==> flow/design.v <==
module router_fsm(input clock, resetn, pkt_valid, parity_done, soft_reset_0, soft_reset_1, soft_reset_2,
                        fifo_full, low_pkt_valid, fifo_empty_0, fifo_empty_1, fifo_empty_2,
                  input [1:0] data_in,
                  output busy, detect_add, ld_state, laf_state, full_state, write_enb_reg, rst_int_reg, lfd_state);
parameter Decode_Address = 3'b000, 
          Load_First_Data = 3'b001,
          Wait_Till_Empty = 3'b010,
          Load_Data = 3'b011,
          Check_Parity_Error = 3'b100,
          Load_Parity = 3'b101,
          Fifo_Full_State = 3'b110,
          Load_After_Full = 3'b111;
reg [2:0] state, next_state;
always @(posedge clock) begin
    if (!resetn) state <= Decode_Address;
    else if((soft_reset_0 && (data_in[1:0] == 0)) | (soft_reset_1 && (data_in[1:0] == 1)) | (soft_reset_2 && (data_in[1:0] == 2))) state <= Decode_Address;
    else state <= next_state; 
end
always @(*) begin
    case(state)
    Decode_Address : begin  
        if(pkt_valid & (data_in[1:0] == 0 & fifo_empty_0 | data_in[1:0] == 1 & fifo_empty_1 | data_in[1:0] == 2 & fifo_empty_2))
        begin
            next_state = Load_First_Data;
        end
        else if(pkt_valid & (data_in[1:0] == 0 & !fifo_empty_0 | data_in[1:0] == 1 & !fifo_empty_1 | data_in[1:0] == 2 & !fifo_empty_2))
        begin
            next_state = Wait_Till_Empty;
        end
        else next_state = Decode_Address;
    end
    Load_First_Data : next_state = Load_Data;  
    Wait_Till_Empty : begin  
        if( (fifo_empty_0 && (data_in[1:0] == 0)) || (fifo_empty_1 && (data_in[1:0] == 1)) || (fifo_empty_2 && (data_in[1:0] == 2)) ) begin
            next_state = Load_First_Data;
        end
        else next_state = Wait_Till_Empty;
    end
    Load_Data : begin  
        if(fifo_full) next_state = Fifo_Full_State;
        else if (!fifo_full & !pkt_valid) next_state = Load_Parity;
        else next_state = Load_Data;
    end
    Fifo_Full_State : begin  
        if(!fifo_full) next_state = Load_After_Full;
        else next_state = Fifo_Full_State;
    end
    Load_Parity : next_state = Check_Parity_Error;  
    Check_Parity_Error : begin  
        if(fifo_full) next_state= Fifo_Full_State;
        else next_state = Decode_Address;
    end
    Load_After_Full : begin  
        if (parity_done) next_state = Decode_Address;
        else if(low_pkt_valid) next_state = Load_Parity;
        else next_state = Load_Data;
    end
    endcase
end
assign detect_add = (state == Decode_Address);
assign lfd_state = (state == Load_First_Data);
assign busy = (state == Load_First_Data) || (state == Load_Parity) || (state == Fifo_Full_State) || (state == Load_After_Full) || (state == Wait_Till_Empty) || (state == Check_Parity_Error);
assign ld_state = (state == Load_Data)||(state == Load_Parity) ;
assign write_enb_reg = (state == Load_First_Data)|(state == Load_Data)||(state == Load_Parity);
assign full_state = (state == Fifo_Full_State);
assign laf_state = (state == Load_After_Full);  
assign rst_int_reg = (state == Check_Parity_Error);
endmodule
module router_reg(input clock, resetn, pkt_valid, fifo_full, rst_int_reg, detect_add, 
                        ld_state, laf_state, full_state, lfd_state, 
                  output reg parity_done, low_pkt_valid, err, 
                  input [7:0] data_in, output reg [7:0] dout);
reg [7:0] a,c,d,e;
reg [8:0] b [31:0];
reg [4:0] count_b,count_a ;
always@(posedge clock) begin
    if(!resetn) begin
        dout <= 8'd0;
        parity_done <= 1'b0;
        low_pkt_valid <= 1'b0;
        err <= 1'b0;
        count_b <= 0;
        count_a <= 0;
        c <= 8'd0;
        d <= 8'd0;
    end
    else begin
    parity_done <= ((ld_state & !fifo_full & !pkt_valid) | (laf_state & low_pkt_valid & !parity_done)) & !detect_add;
    low_pkt_valid <= (ld_state & !pkt_valid);
        if(pkt_valid) begin
            if(detect_add) begin
                dout <= data_in;
                c <= data_in;
            end
            else if(ld_state||lfd_state) begin
                if(full_state) begin
                    b[count_b] <= data_in;
                    count_b <= count_b + 1;
                end
                else if(!full_state) begin
                    if(laf_state) begin
                        dout <= b[count_a];
                        count_a <= count_a + 1;
                    end
                    else begin
                        c <= c^data_in;
                        dout <= data_in;
                    end
                end 
            end 
        end
        else begin
            d <= data_in;
            dout <= data_in;
        end
    end
err <= (c==d) ? 0 : 1 ;
end
endmodule
module router_sync(input detect_add, write_enb_reg, clock, resetn, 
                         read_enb_0, read_enb_1, read_enb_2,
                         empty_0, empty_1, empty_2, 
                         full_0, full_1, full_2, 
                   input [1:0] data_in,
                   output reg vld_out_0, vld_out_1, vld_out_2,
                   output reg soft_reset_0, soft_reset_1, soft_reset_2, 
                   output reg fifo_full,
                   output reg [2:0] write_enb);
reg [1:0] q;
reg [4:0] count0,count1,count2;
always@(posedge clock)begin
    if(detect_add) q <= data_in;
end
always@(*)begin
    vld_out_0 <= !empty_0;
    vld_out_1 <= !empty_1;
    vld_out_2 <= !empty_2;
    case(q)
    2'b00 : begin
            fifo_full = full_0;
            write_enb = {2'b00, write_enb_reg};
            end 
    2'b01 : begin
            fifo_full = full_1;
            write_enb = {1'b0, write_enb_reg,1'b0};
            end
    2'b10 : begin
            fifo_full = full_2;
            write_enb = {write_enb_reg, 2'b00};
            end
    default : begin
                fifo_full = 0;
                write_enb = 3'd0;
    end
    endcase
end
always@(posedge clock) begin
    if(!resetn)begin
        count0<=5'd0;
        count1<=5'd0;
        count2<=5'd0;
        soft_reset_0 <= 1'b0;
        soft_reset_1 <= 1'b0;
        soft_reset_2 <= 1'b0;
    end
    else begin
        soft_reset_0 <= 1'b0;
        soft_reset_1 <= 1'b0;
        soft_reset_2 <= 1'b0;
        if (vld_out_0 && !read_enb_0) begin
            if (count0 == 5'b11101) begin
                soft_reset_0 <= 1'b1;
                count0 <= 5'd0;
            end
            else count0 <= count0 + 1'b1;
        end
        else count0 <= 5'd0;
        if (vld_out_1 && !read_enb_1) begin
            if (count1 == 5'b11101) begin
                soft_reset_1 <= 1'b1;
                count1 <= 5'd0;
            end
            else count1 <= count1 + 1'b1;
        end
        else count1 <= 5'd0;
        if (vld_out_2 && !read_enb_2) begin
            if (count2 == 5'b11101) begin
                soft_reset_2 <= 1'b1;
                count2 <= 5'd0;
            end
            else count2 <= count2 + 1'b1;
        end
        else count2 <= 5'd0;
    end
end
endmodule
module router_fifo(input clock, resetn, write_enb, read_enb, soft_reset, lfd_state,
                   input [7:0] data_in, output full, empty, output [7:0] data_out);
reg [8:0] mem [0:15];
reg [3:0] rd_pointer, wr_pointer;
reg [8:0] packet_out;
wire [8:0]packet;
reg [6:0] length;
reg [4:0] status_count;
assign empty = (status_count == 0 ) ? 1'b1 : 1'b0 ;
assign full = (status_count == 5'd16) ? 1'b1 : 1'b0 ;
assign packet[7:0] = data_in[7:0];
assign packet[8] = lfd_state;
assign data_out = resetn ?  packet_out[7:0] : 8'd0;
always@(posedge clock) begin
    if(!resetn || soft_reset) status_count <= 5'd0;
    else if(full == 1'b0 && write_enb & empty == 1'b0 && read_enb) status_count <= status_count;
    else if (full == 1'b0 && write_enb) status_count <= status_count + 1'b1;
    else if(empty == 1'b0 && read_enb ) status_count <= status_count - 1'b1;
    else status_count <= status_count;
end
always@(posedge clock) begin
    if(!resetn || soft_reset) begin  
        wr_pointer <= 4'd0;
    end
    else if(full == 1'b0 && write_enb) begin  
            mem[wr_pointer[3:0]] <= packet;
            wr_pointer <= wr_pointer + 1'b1;
    end
end
always@(posedge clock) begin
    if(!resetn || soft_reset) begin  
        rd_pointer <= 4'd0;
        packet_out <= 9'd0;
    end
    else begin 
        if(empty == 1'b0 && read_enb ) begin  
                packet_out <= mem[rd_pointer[3:0]];
                rd_pointer <= rd_pointer + 1'b1;
        end
        if (length == 0 && (empty || !mem[rd_pointer[3:0]][8])) packet_out <= 9'd0;
    end
end
always@(posedge clock)begin
    if (!resetn || soft_reset) begin
        length <= 0;
    end
    else if(empty == 1'b0 && read_enb ) begin
        if(mem[rd_pointer[3:0]][8])begin
                length <= mem[rd_pointer[3:0]][7:2] + 1'b1;
        end
        else if (length != 0)  begin
                length <= length - 1'b1;
        end
    end
end
endmodule
module router_top(input clock, resetn, read_enb_0, read_enb_1, read_enb_2, pkt_valid,
                  input [7:0] data_in, output [7:0] data_out_0, data_out_1, data_out_2,
                  output valid_out_0, valid_out_1, valid_out_2, error, busy);
wire parity_done,detect_add;
wire ld_state, laf_state, full_state, write_enb_reg, rst_int_reg, lfd_state;
wire [2:0] fifo_empty, full,w_enb, write_enb, soft_reset_temp;
wire fifo_full,low_pkt_valid,soft_reset_0,soft_reset_1,soft_reset_2;
wire [7:0] dout;
wire read_enb_temp[2:0];
wire [7:0] data_out_temp[2:0];
assign soft_reset_temp[0] = soft_reset_0;
assign soft_reset_temp[1] = soft_reset_1;
assign soft_reset_temp[2] = soft_reset_2;
assign read_enb_temp[0] = read_enb_0;
assign read_enb_temp[1] = read_enb_1;
assign read_enb_temp[2] = read_enb_2;
assign data_out_0 = data_out_temp[0];
assign data_out_1 = data_out_temp[1];
assign data_out_2 = data_out_temp[2];
router_fsm dut1(.clock(clock),
                .resetn(resetn),
                .pkt_valid(pkt_valid),
                .parity_done(parity_done),
                .soft_reset_0(soft_reset_0),
                .soft_reset_1(soft_reset_1),
                .soft_reset_2(soft_reset_2),
                .fifo_full(fifo_full),
                .low_pkt_valid(low_pkt_valid),
                .fifo_empty_0(fifo_empty[0]),
                .fifo_empty_1(fifo_empty[1]),
                .fifo_empty_2(fifo_empty[2]),
                .data_in(data_in[1:0]),
                .busy(busy),
                .detect_add(detect_add),
                .ld_state(ld_state),
                .laf_state(laf_state),
                .full_state(full_state),
                .write_enb_reg(write_enb_reg),
                .rst_int_reg(rst_int_reg),
                .lfd_state(lfd_state));
router_reg dut2(.clock(clock),
                .resetn(resetn),
                .pkt_valid(pkt_valid),
                .fifo_full(fifo_full),
                .detect_add(detect_add),
                .ld_state(ld_state),
                .laf_state(laf_state),
                .full_state(full_state),
                .rst_int_reg(rst_int_reg),
                .lfd_state(lfd_state),
                .parity_done(parity_done),
                .low_pkt_valid(low_pkt_valid),
                .err(error),
                .data_in(data_in),
                .dout(dout));
router_sync dut3(.clock(clock),
                .resetn(resetn),
                .detect_add(detect_add),
                .read_enb_0(read_enb_0),
                .read_enb_1(read_enb_1),
                .read_enb_2(read_enb_2),
                .write_enb_reg(write_enb_reg),
                .empty_0(fifo_empty[0]),
                .empty_1(fifo_empty[1]),
                .empty_2(fifo_empty[2]),
                .full_0(full[0]),
                .full_1(full[1]),
                .full_2(full[2]),
                .data_in(data_in[1:0]),
                .vld_out_0(valid_out_0),
                .vld_out_1(valid_out_1),
                .vld_out_2(valid_out_2),
                .soft_reset_0(soft_reset_0),
                .soft_reset_1(soft_reset_1),
                .soft_reset_2(soft_reset_2),
                .fifo_full(fifo_full),
                .write_enb(w_enb));
genvar x;
generate for (x= 0 ; x<3 ; x = x+1)
begin:fifo
	router_fifo f(.clock(clock),
                  .resetn(resetn), 
                  .soft_reset(soft_reset_temp[x]),
	              .lfd_state(lfd_state),
                  .write_enb(w_enb[x]),
                  .data_in(dout), 
                  .read_enb(read_enb_temp[x]),
	              .full(full[x]), 
                  .empty(fifo_empty[x]), 
                  .data_out(data_out_temp[x]));
end
endgenerate	
endmodule
# Step by step through the tools: router_top
# Tool output for the design above, in the order of the flow.
# Line numbers count from 1 in the design file above.
# Operators: Yosys type, input widths -> output width; for muxes data width and select width s.
design:
  design: "router_top"
  clk_port: "clock"
  cell_library: "sky130hd"
  corner: "tt_025C_1v80"

# After elaboration
# Yosys after proc, flatten, opt, wreduce and memory -nomap, before mapping. Print and check cells are not counted. Equal cells are merged and count once.
# Memory sizes are those after Yosys's memory passes, which may raise the word count (mostly to a power of two), join words into wider ones and drop unused or constant bits.
classes:
  mux: 87
  eq_ne: 22
  bitwise: 42
  reduce_logical: 93
  add_sub_neg: 23
ops:
  columns: ["op", "n"]
  rows:
  - ["$mux 9", 11]
  - ["$mux 8", 12]
  - ["$mux 5", 13]
  - ["$mux 4", 12]
  - ["$mux 7", 6]
  - ["$add 5x1->5 const B", 8]
  - ["$eq 5x5->1 const B", 6]
  - ["$logic_and 1x1->1", 24]
  - ["$add 4x1->4 const B", 6]
  - ["$pmux 3 s8", 1]
  - ["$mux 1", 22]
  - ["$add 6x1->7 const B", 3]
  - ["$sub 7x1->7 const B", 3]
  - ["$logic_not 7->1", 3]
  - ["$reduce_bool 7->1", 3]
  - ["$reduce_and 2->1", 10]
  - ["$and 1x1->1", 18]
  - ["$mux 3", 6]
  - ["$logic_or 1x1->1", 16]
  - ["$not 1->1", 15]
  - ["$sub 5x1->5 const B", 3]
  - ["$logic_not 5->1", 3]
  - ["$logic_not 1->1", 14]
  - ["$reduce_bool 2->1", 7]
  - ["$eq 3x3->1 const B", 4]
  - ["$reduce_or 3->1", 3]
  - ["$pmux 3 s3", 1]
  - ["$or 1x1->1", 8]
# Other operator kinds: 16; their cells: 26.
word_totals:
  mem_count: 4
  mem_bits_rw: 720
  out_inout_bits: 29
  wordCells: 302
  input_bits: 14
  clocked_rd_ports_x_width: 36
  regBits: 144
memory_table:
  columns: ["name", "size", "word_bits", "rd", "write_ports", "line", "source"]
  rows:
  - ["dut2.b", 32, 9, 1, 1, 74, "reg [8:0] b [31:0];"]
  - ["fifo[0].f.mem", 16, 9, 1, 1, 199, "reg [8:0] mem [0:15];"]
  - ["fifo[1].f.mem", 16, 9, 1, 1, 199, null]
  - ["fifo[2].f.mem", 16, 9, 1, 1, 199, null]

# Logic depth
# Depth = most cells in a row (Yosys ltp): at word level without a register or memory, in the mapped netlist without a sequential cell, where the memories' decode and read muxes count.
logic_depth:
  ltp_word: 10
  abc_area: 0
  depth_mapped: 11
  ltp_nobuf: 10

# After synthesis
# The flow's flattened synthesis, as Yosys stat reports it; memories are mapped. The netlist is that of the ABC_AREA named above (0 if unset); the other value can give another one.
# Totals and module areas in this step are rounded.
synth_totals:
  area_um2: 34400
  mapped_cells: 2048
  ff_cells: 854
  n_buf: 85
by_type:
  columns: ["cell_type", "n", "area_total_um2"]
  rows:
  - ["sky130_fd_sc_hd__edfxtp_1", 690, 2.07E+04]
  - ["sky130_fd_sc_hd__mux4_2", 178, 4.01E+03]
  - ["sky130_fd_sc_hd__dfxtp_1", 164, 3.28E+03]
  - ["sky130_fd_sc_hd__nor2_1", 189, 709.43]
  - ["sky130_fd_sc_hd__mux4_1", 22, 578.054]
  - ["sky130_fd_sc_hd__ha_1", 44, 550.528]
  - ["sky130_fd_sc_hd__nand2_1", 139, 521.75]
  - ["sky130_fd_sc_hd__xor2_1", 41, 359.094]
  - ["sky130_fd_sc_hd__mux2i_1", 31, 310.298]
  - ["sky130_fd_sc_hd__a21oi_1", 61, 305.293]
  - ["sky130_fd_sc_hd__and2_1", 47, 294.032]
  - ["sky130_fd_sc_hd__xnor2_1", 31, 271.51]
  - ["sky130_fd_sc_hd__a22oi_1", 32, 240.23]
  - ["sky130_fd_sc_hd__inv_1", 48, 180.173]
  - ["sky130_fd_sc_hd__nand3_1", 36, 180.173]
  - ["sky130_fd_sc_hd__o21ai_0", 32, 160.154]
  - ["sky130_fd_sc_hd__clkbuf_1", 42, 157.651]
  - ["sky130_fd_sc_hd__buf_2", 25, 125.12]
# Other cell types: 48; their cells: 196.
# By module: a second synthesis without flattening, with its own total; a netlist apart from the flattened one above.
hier_totals:
  cells_unflattened: 2185
  hier_area_um2: 34760
# Rows give one instance, submodules left out.
modules:
  columns: ["mod", "area_um2", "instances", "cells", "seq_area_um2"]
  rows:
  - ["router_fifo", 7133, 3, 432, 4965]
  - ["router_reg", 12150, 1, 762, 8528]
  - ["router_sync", 809.5, 1, 84, 420.4]
  - ["router_fsm", 401.6, 1, 43, 160.2]
  - ["router_top", 0.0, 1, 0, 0.0]

# Worst setup path after synthesis
# Path of least setup slack by OpenSTA after synthesis, without wires, with an ideal clock, recovery checks aside; 20% of the period is set as input and as output delay. Where synthesis merged equal registers, the netlist keeps one of their names.
synth_path:
  path_kind: "reg2reg"
  from: "register dut1.state"
  to: "register fifo[0].f.status_count[4]"
  arrival_time_ns: 3.460
  launch_ns: 0.000
  path_slack_ns: 1.413
  stages: 12
  path_delay_ns: 3.588
  clock_period_ns: 5.0
  n_path_buf: 1
  t_required_ns: 4.872
  synth_period_reached_ns: 3.587
# "path_delay_ns" = arrival - input delay + setup time.
# "stages": output pins that drive a net of the path, with the launching flip-flop's if there is one; two outputs of one cell count as two.
# "synth_period_reached_ns" is the clock period less the worst setup slack; recovery checks do not enter. This is arithmetic on one report: input and output delays are still those of the set period (20% each).
# Where an end lacks its bit number, it is one bit of the signal, or one of the new flip-flops if synthesis recoded a state register.
# Between the ends stands the longest chain of elaborated cells between them, by number of cells; it is not shown to be the way that was timed. Of several equally long chains one is given.
# A line is the first line of the expression or statement that the cell stems from. Yosys adds cells for indexed reads and writes and turns some case tables into memories.
# At most two assigning lines are given for a register; there are more.
synth_between:
  path_cell_list: "sky130_fd_sc_hd__dfxtp_1 -> sky130_fd_sc_hd__nor3_1 -> sky130_fd_sc_hd__a2111oi_1 -> sky130_fd_sc_hd__clkbuf_1 -> sky130_fd_sc_hd__inv_1 -> sky130_fd_sc_hd__ha_1 -> sky130_fd_sc_hd__nor2b_1 -> sky130_fd_sc_hd__o21ai_0 -> sky130_fd_sc_hd__nor4b_1 -> sky130_fd_sc_hd__a21oi_1 -> sky130_fd_sc_hd__xnor2_1 -> sky130_fd_sc_hd__nor2_1"
  elab_chain_len: 9
synth_rtl:
  columns: ["element", "line", "source"]
  rows:
  - ["from (decl)", 13, "reg [2:0] state, next_state;"]
  - ["from (assign)", 15, "if (!resetn) state <= Decode_Address;"]
  - ["from (assign)", 16, "else if((soft_reset_0 && (data_in[1:0] == 0)) | (soft_reset_1 && (data_in[1:0] == 1)) | (soft_reset_2 && (data ..."]
  - ["$eq 3x1->1", 64, "assign write_enb_reg = (state == Load_First_Data)|(state == Load_Data)||(state == Load_Parity);"]
  - ["$or 1x1->1", 64, null]
  - ["$logic_or 1x1->1", 64, null]
  - ["$pmux 3 s3", 138, "case(q)"]
  - ["$and 1x1->1", 212, "else if(full == 1'b0 && write_enb & empty == 1'b0 && read_enb) status_count <= status_count;"]
  - ["$logic_and 1x1->1 x2", 212, null]
  - ["$not 1->1", null, null]
  - ["$reduce_and 2->1", null, null]
  - ["to (assign)", 212, null]
  - ["to (assign)", 213, "else if (full == 1'b0 && write_enb) status_count <= status_count + 1'b1;"]
  - ["to (decl)", 204, "reg [4:0] status_count;"]

# Worst path after layout
# From the final timing report of entry A: the path of least setup slack in the routed layout; clock arrival at registers is part of the times.
layout_path:
  path_kind: "reg2out"
  from: "register fifo[0].f.status_count[1]"
  to: "output valid_out_0"
  arrival_time_ns: 1.92
  stages: 5
  t_required_ns: 1.78
  clock_period_ns: 2.22
  launch_ns: 0.63
  n_path_buf: 1
  path_slack_ns: -0.14
# Between the ends stands the longest chain of elaborated cells between them, by number of cells; it is not shown to be the way that was timed. Of several equally long chains one is given.
# At most two assigning lines are given for a register; there are more.
layout_between:
  path_cell_list: "sky130_fd_sc_hd__dfxtp_2 -> sky130_fd_sc_hd__or4_4 -> sky130_fd_sc_hd__nor2_4 -> sky130_fd_sc_hd__inv_4 -> sky130_fd_sc_hd__buf_6"
  elab_chain_len: 3
layout_rtl:
  columns: ["element", "line", "source"]
  rows:
  - ["from (decl)", 204, "reg [4:0] status_count;"]
  - ["from (assign)", 212, "else if(full == 1'b0 && write_enb & empty == 1'b0 && read_enb) status_count <= status_count;"]
  - ["from (assign)", 213, "else if (full == 1'b0 && write_enb) status_count <= status_count + 1'b1;"]
  - ["$logic_not 5->1", 205, "assign empty = (status_count == 0 ) ? 1'b1 : 1'b0 ;"]
  - ["$mux 1", 205, null]
  - ["$logic_not 1->1", 135, "vld_out_0 <= !empty_0;"]
  - ["to (decl)", 255, "output valid_out_0, valid_out_1, valid_out_2, error, busy);"]

# Flow runs of router_top

Measured results for router_top: 2 stored runs of the Yosys and OpenROAD flow on sky130hd. The settings differ; the order carries no meaning. The constraints put input and output delay at 20% of the set period each and load the outputs with 0.01 pF.
"period_less_ws_ns" is the run's clock period less its worst setup slack. It is reckoned from that one timing run; input and output delays stay at 20% of the period that was set.
By "worst_setup_path_time_ns" is meant the share of the clock period that the worst setup path is allowed (20% is reserved at inputs, 20% at outputs), minus its slack. Clock arrival times at its registers enter into it.
"power_total_uw" is the tool's figure for a default switching activity; nothing was simulated.
Values from the reports are rounded here.

--- entry A ---
==> flow/run.sh <==
#!/bin/bash
# the make line also repeats the synthesis and layout settings of config.mk as NAME=value (left out here)
make -C /OpenROAD-flow-scripts/flow DESIGN_CONFIG=/design/flow/config.mk WORK_HOME=/design/flow/orfs CLKGATE_MAP_FILE= finish
==> flow/config.mk <==
export PLATFORM = sky130hd
export DESIGN_NAME = router_top
export DESIGN_NICKNAME = router_top
export VERILOG_FILES = /design/flow/design.v
export SDC_FILE = /design/flow/constraint.sdc
export NUM_CORES = 4
export LEC_CHECK = 0
export CAP_MARGIN = 5
export CELL_PAD_IN_SITES_GLOBAL_PLACEMENT = 1
export CORE_MARGIN = 2
export CORE_UTILIZATION = 40
export PLACE_DENSITY_LB_ADDON = 0.3
export SLEW_MARGIN = 20
==> flow/constraint.sdc <==
create_clock -name core_clock -period 2.22 [get_ports {clock}]
set_input_delay 0.4440 -clock core_clock [delete_from_list [all_inputs] [get_ports {clock}]]
set_output_delay 0.4440 -clock core_clock [all_outputs]
set_load 0.01 [all_outputs]

==> results, as YAML <==
results:
  yosys_chip_area_um2: 34400
  total_die_area_um2: 88350
  cell_area_final_um2: 43560
  post_route_util_pct: 51.2
  worst_setup_slack_ns: -0.141
  setupTns_ns: -1.181
  hold_ws_ns: 0.151
  power_total_uw: 46020
  period_less_ws_ns: 2.361
  worst_setup_path_time_ns: 1.92
  worst_setup_path_type: "reg2out"

--- entry B ---
==> flow/run.sh <==
#!/bin/bash
# the make line also repeats the synthesis and layout settings of config.mk as NAME=value (left out here)
make -C /OpenROAD-flow-scripts/flow DESIGN_CONFIG=/design/flow/config.mk WORK_HOME=/design/flow/orfs CLKGATE_MAP_FILE= finish
==> flow/config.mk <==
export PLATFORM = sky130hd
export DESIGN_NAME = router_top
export DESIGN_NICKNAME = router_top
export VERILOG_FILES = /design/flow/design.v
export SDC_FILE = /design/flow/constraint.sdc
export NUM_CORES = 4
export LEC_CHECK = 0
export CAP_MARGIN = 20
export CELL_PAD_IN_SITES_DETAIL_PLACEMENT = 2
export CORE_ASPECT_RATIO = 1.35
export CORE_MARGIN = 2
export CORE_UTILIZATION = 40
export CTS_CLUSTER_SIZE = 38
export GPL_TIMING_DRIVEN = 0
export MAX_ROUTING_LAYER = met4
export SLEW_MARGIN = 20
==> flow/constraint.sdc <==
create_clock -name core_clock -period 5.0 [get_ports {clock}]
set_input_delay 1.0000 -clock core_clock [delete_from_list [all_inputs] [get_ports {clock}]]
set_output_delay 1.0000 -clock core_clock [all_outputs]
set_load 0.01 [all_outputs]

==> results, as YAML <==
results:
  yosys_chip_area_um2: 34400
  total_die_area_um2: 88380
  cell_area_final_um2: 39510
  post_route_util_pct: 46.5
  worst_setup_slack_ns: 0.242
  setupTns_ns: 0.000
  hold_ws_ns: 0.457
  power_total_uw: 19450
  period_less_ws_ns: 4.758
  worst_setup_path_time_ns: 3.76
  worst_setup_path_type: "in2reg"
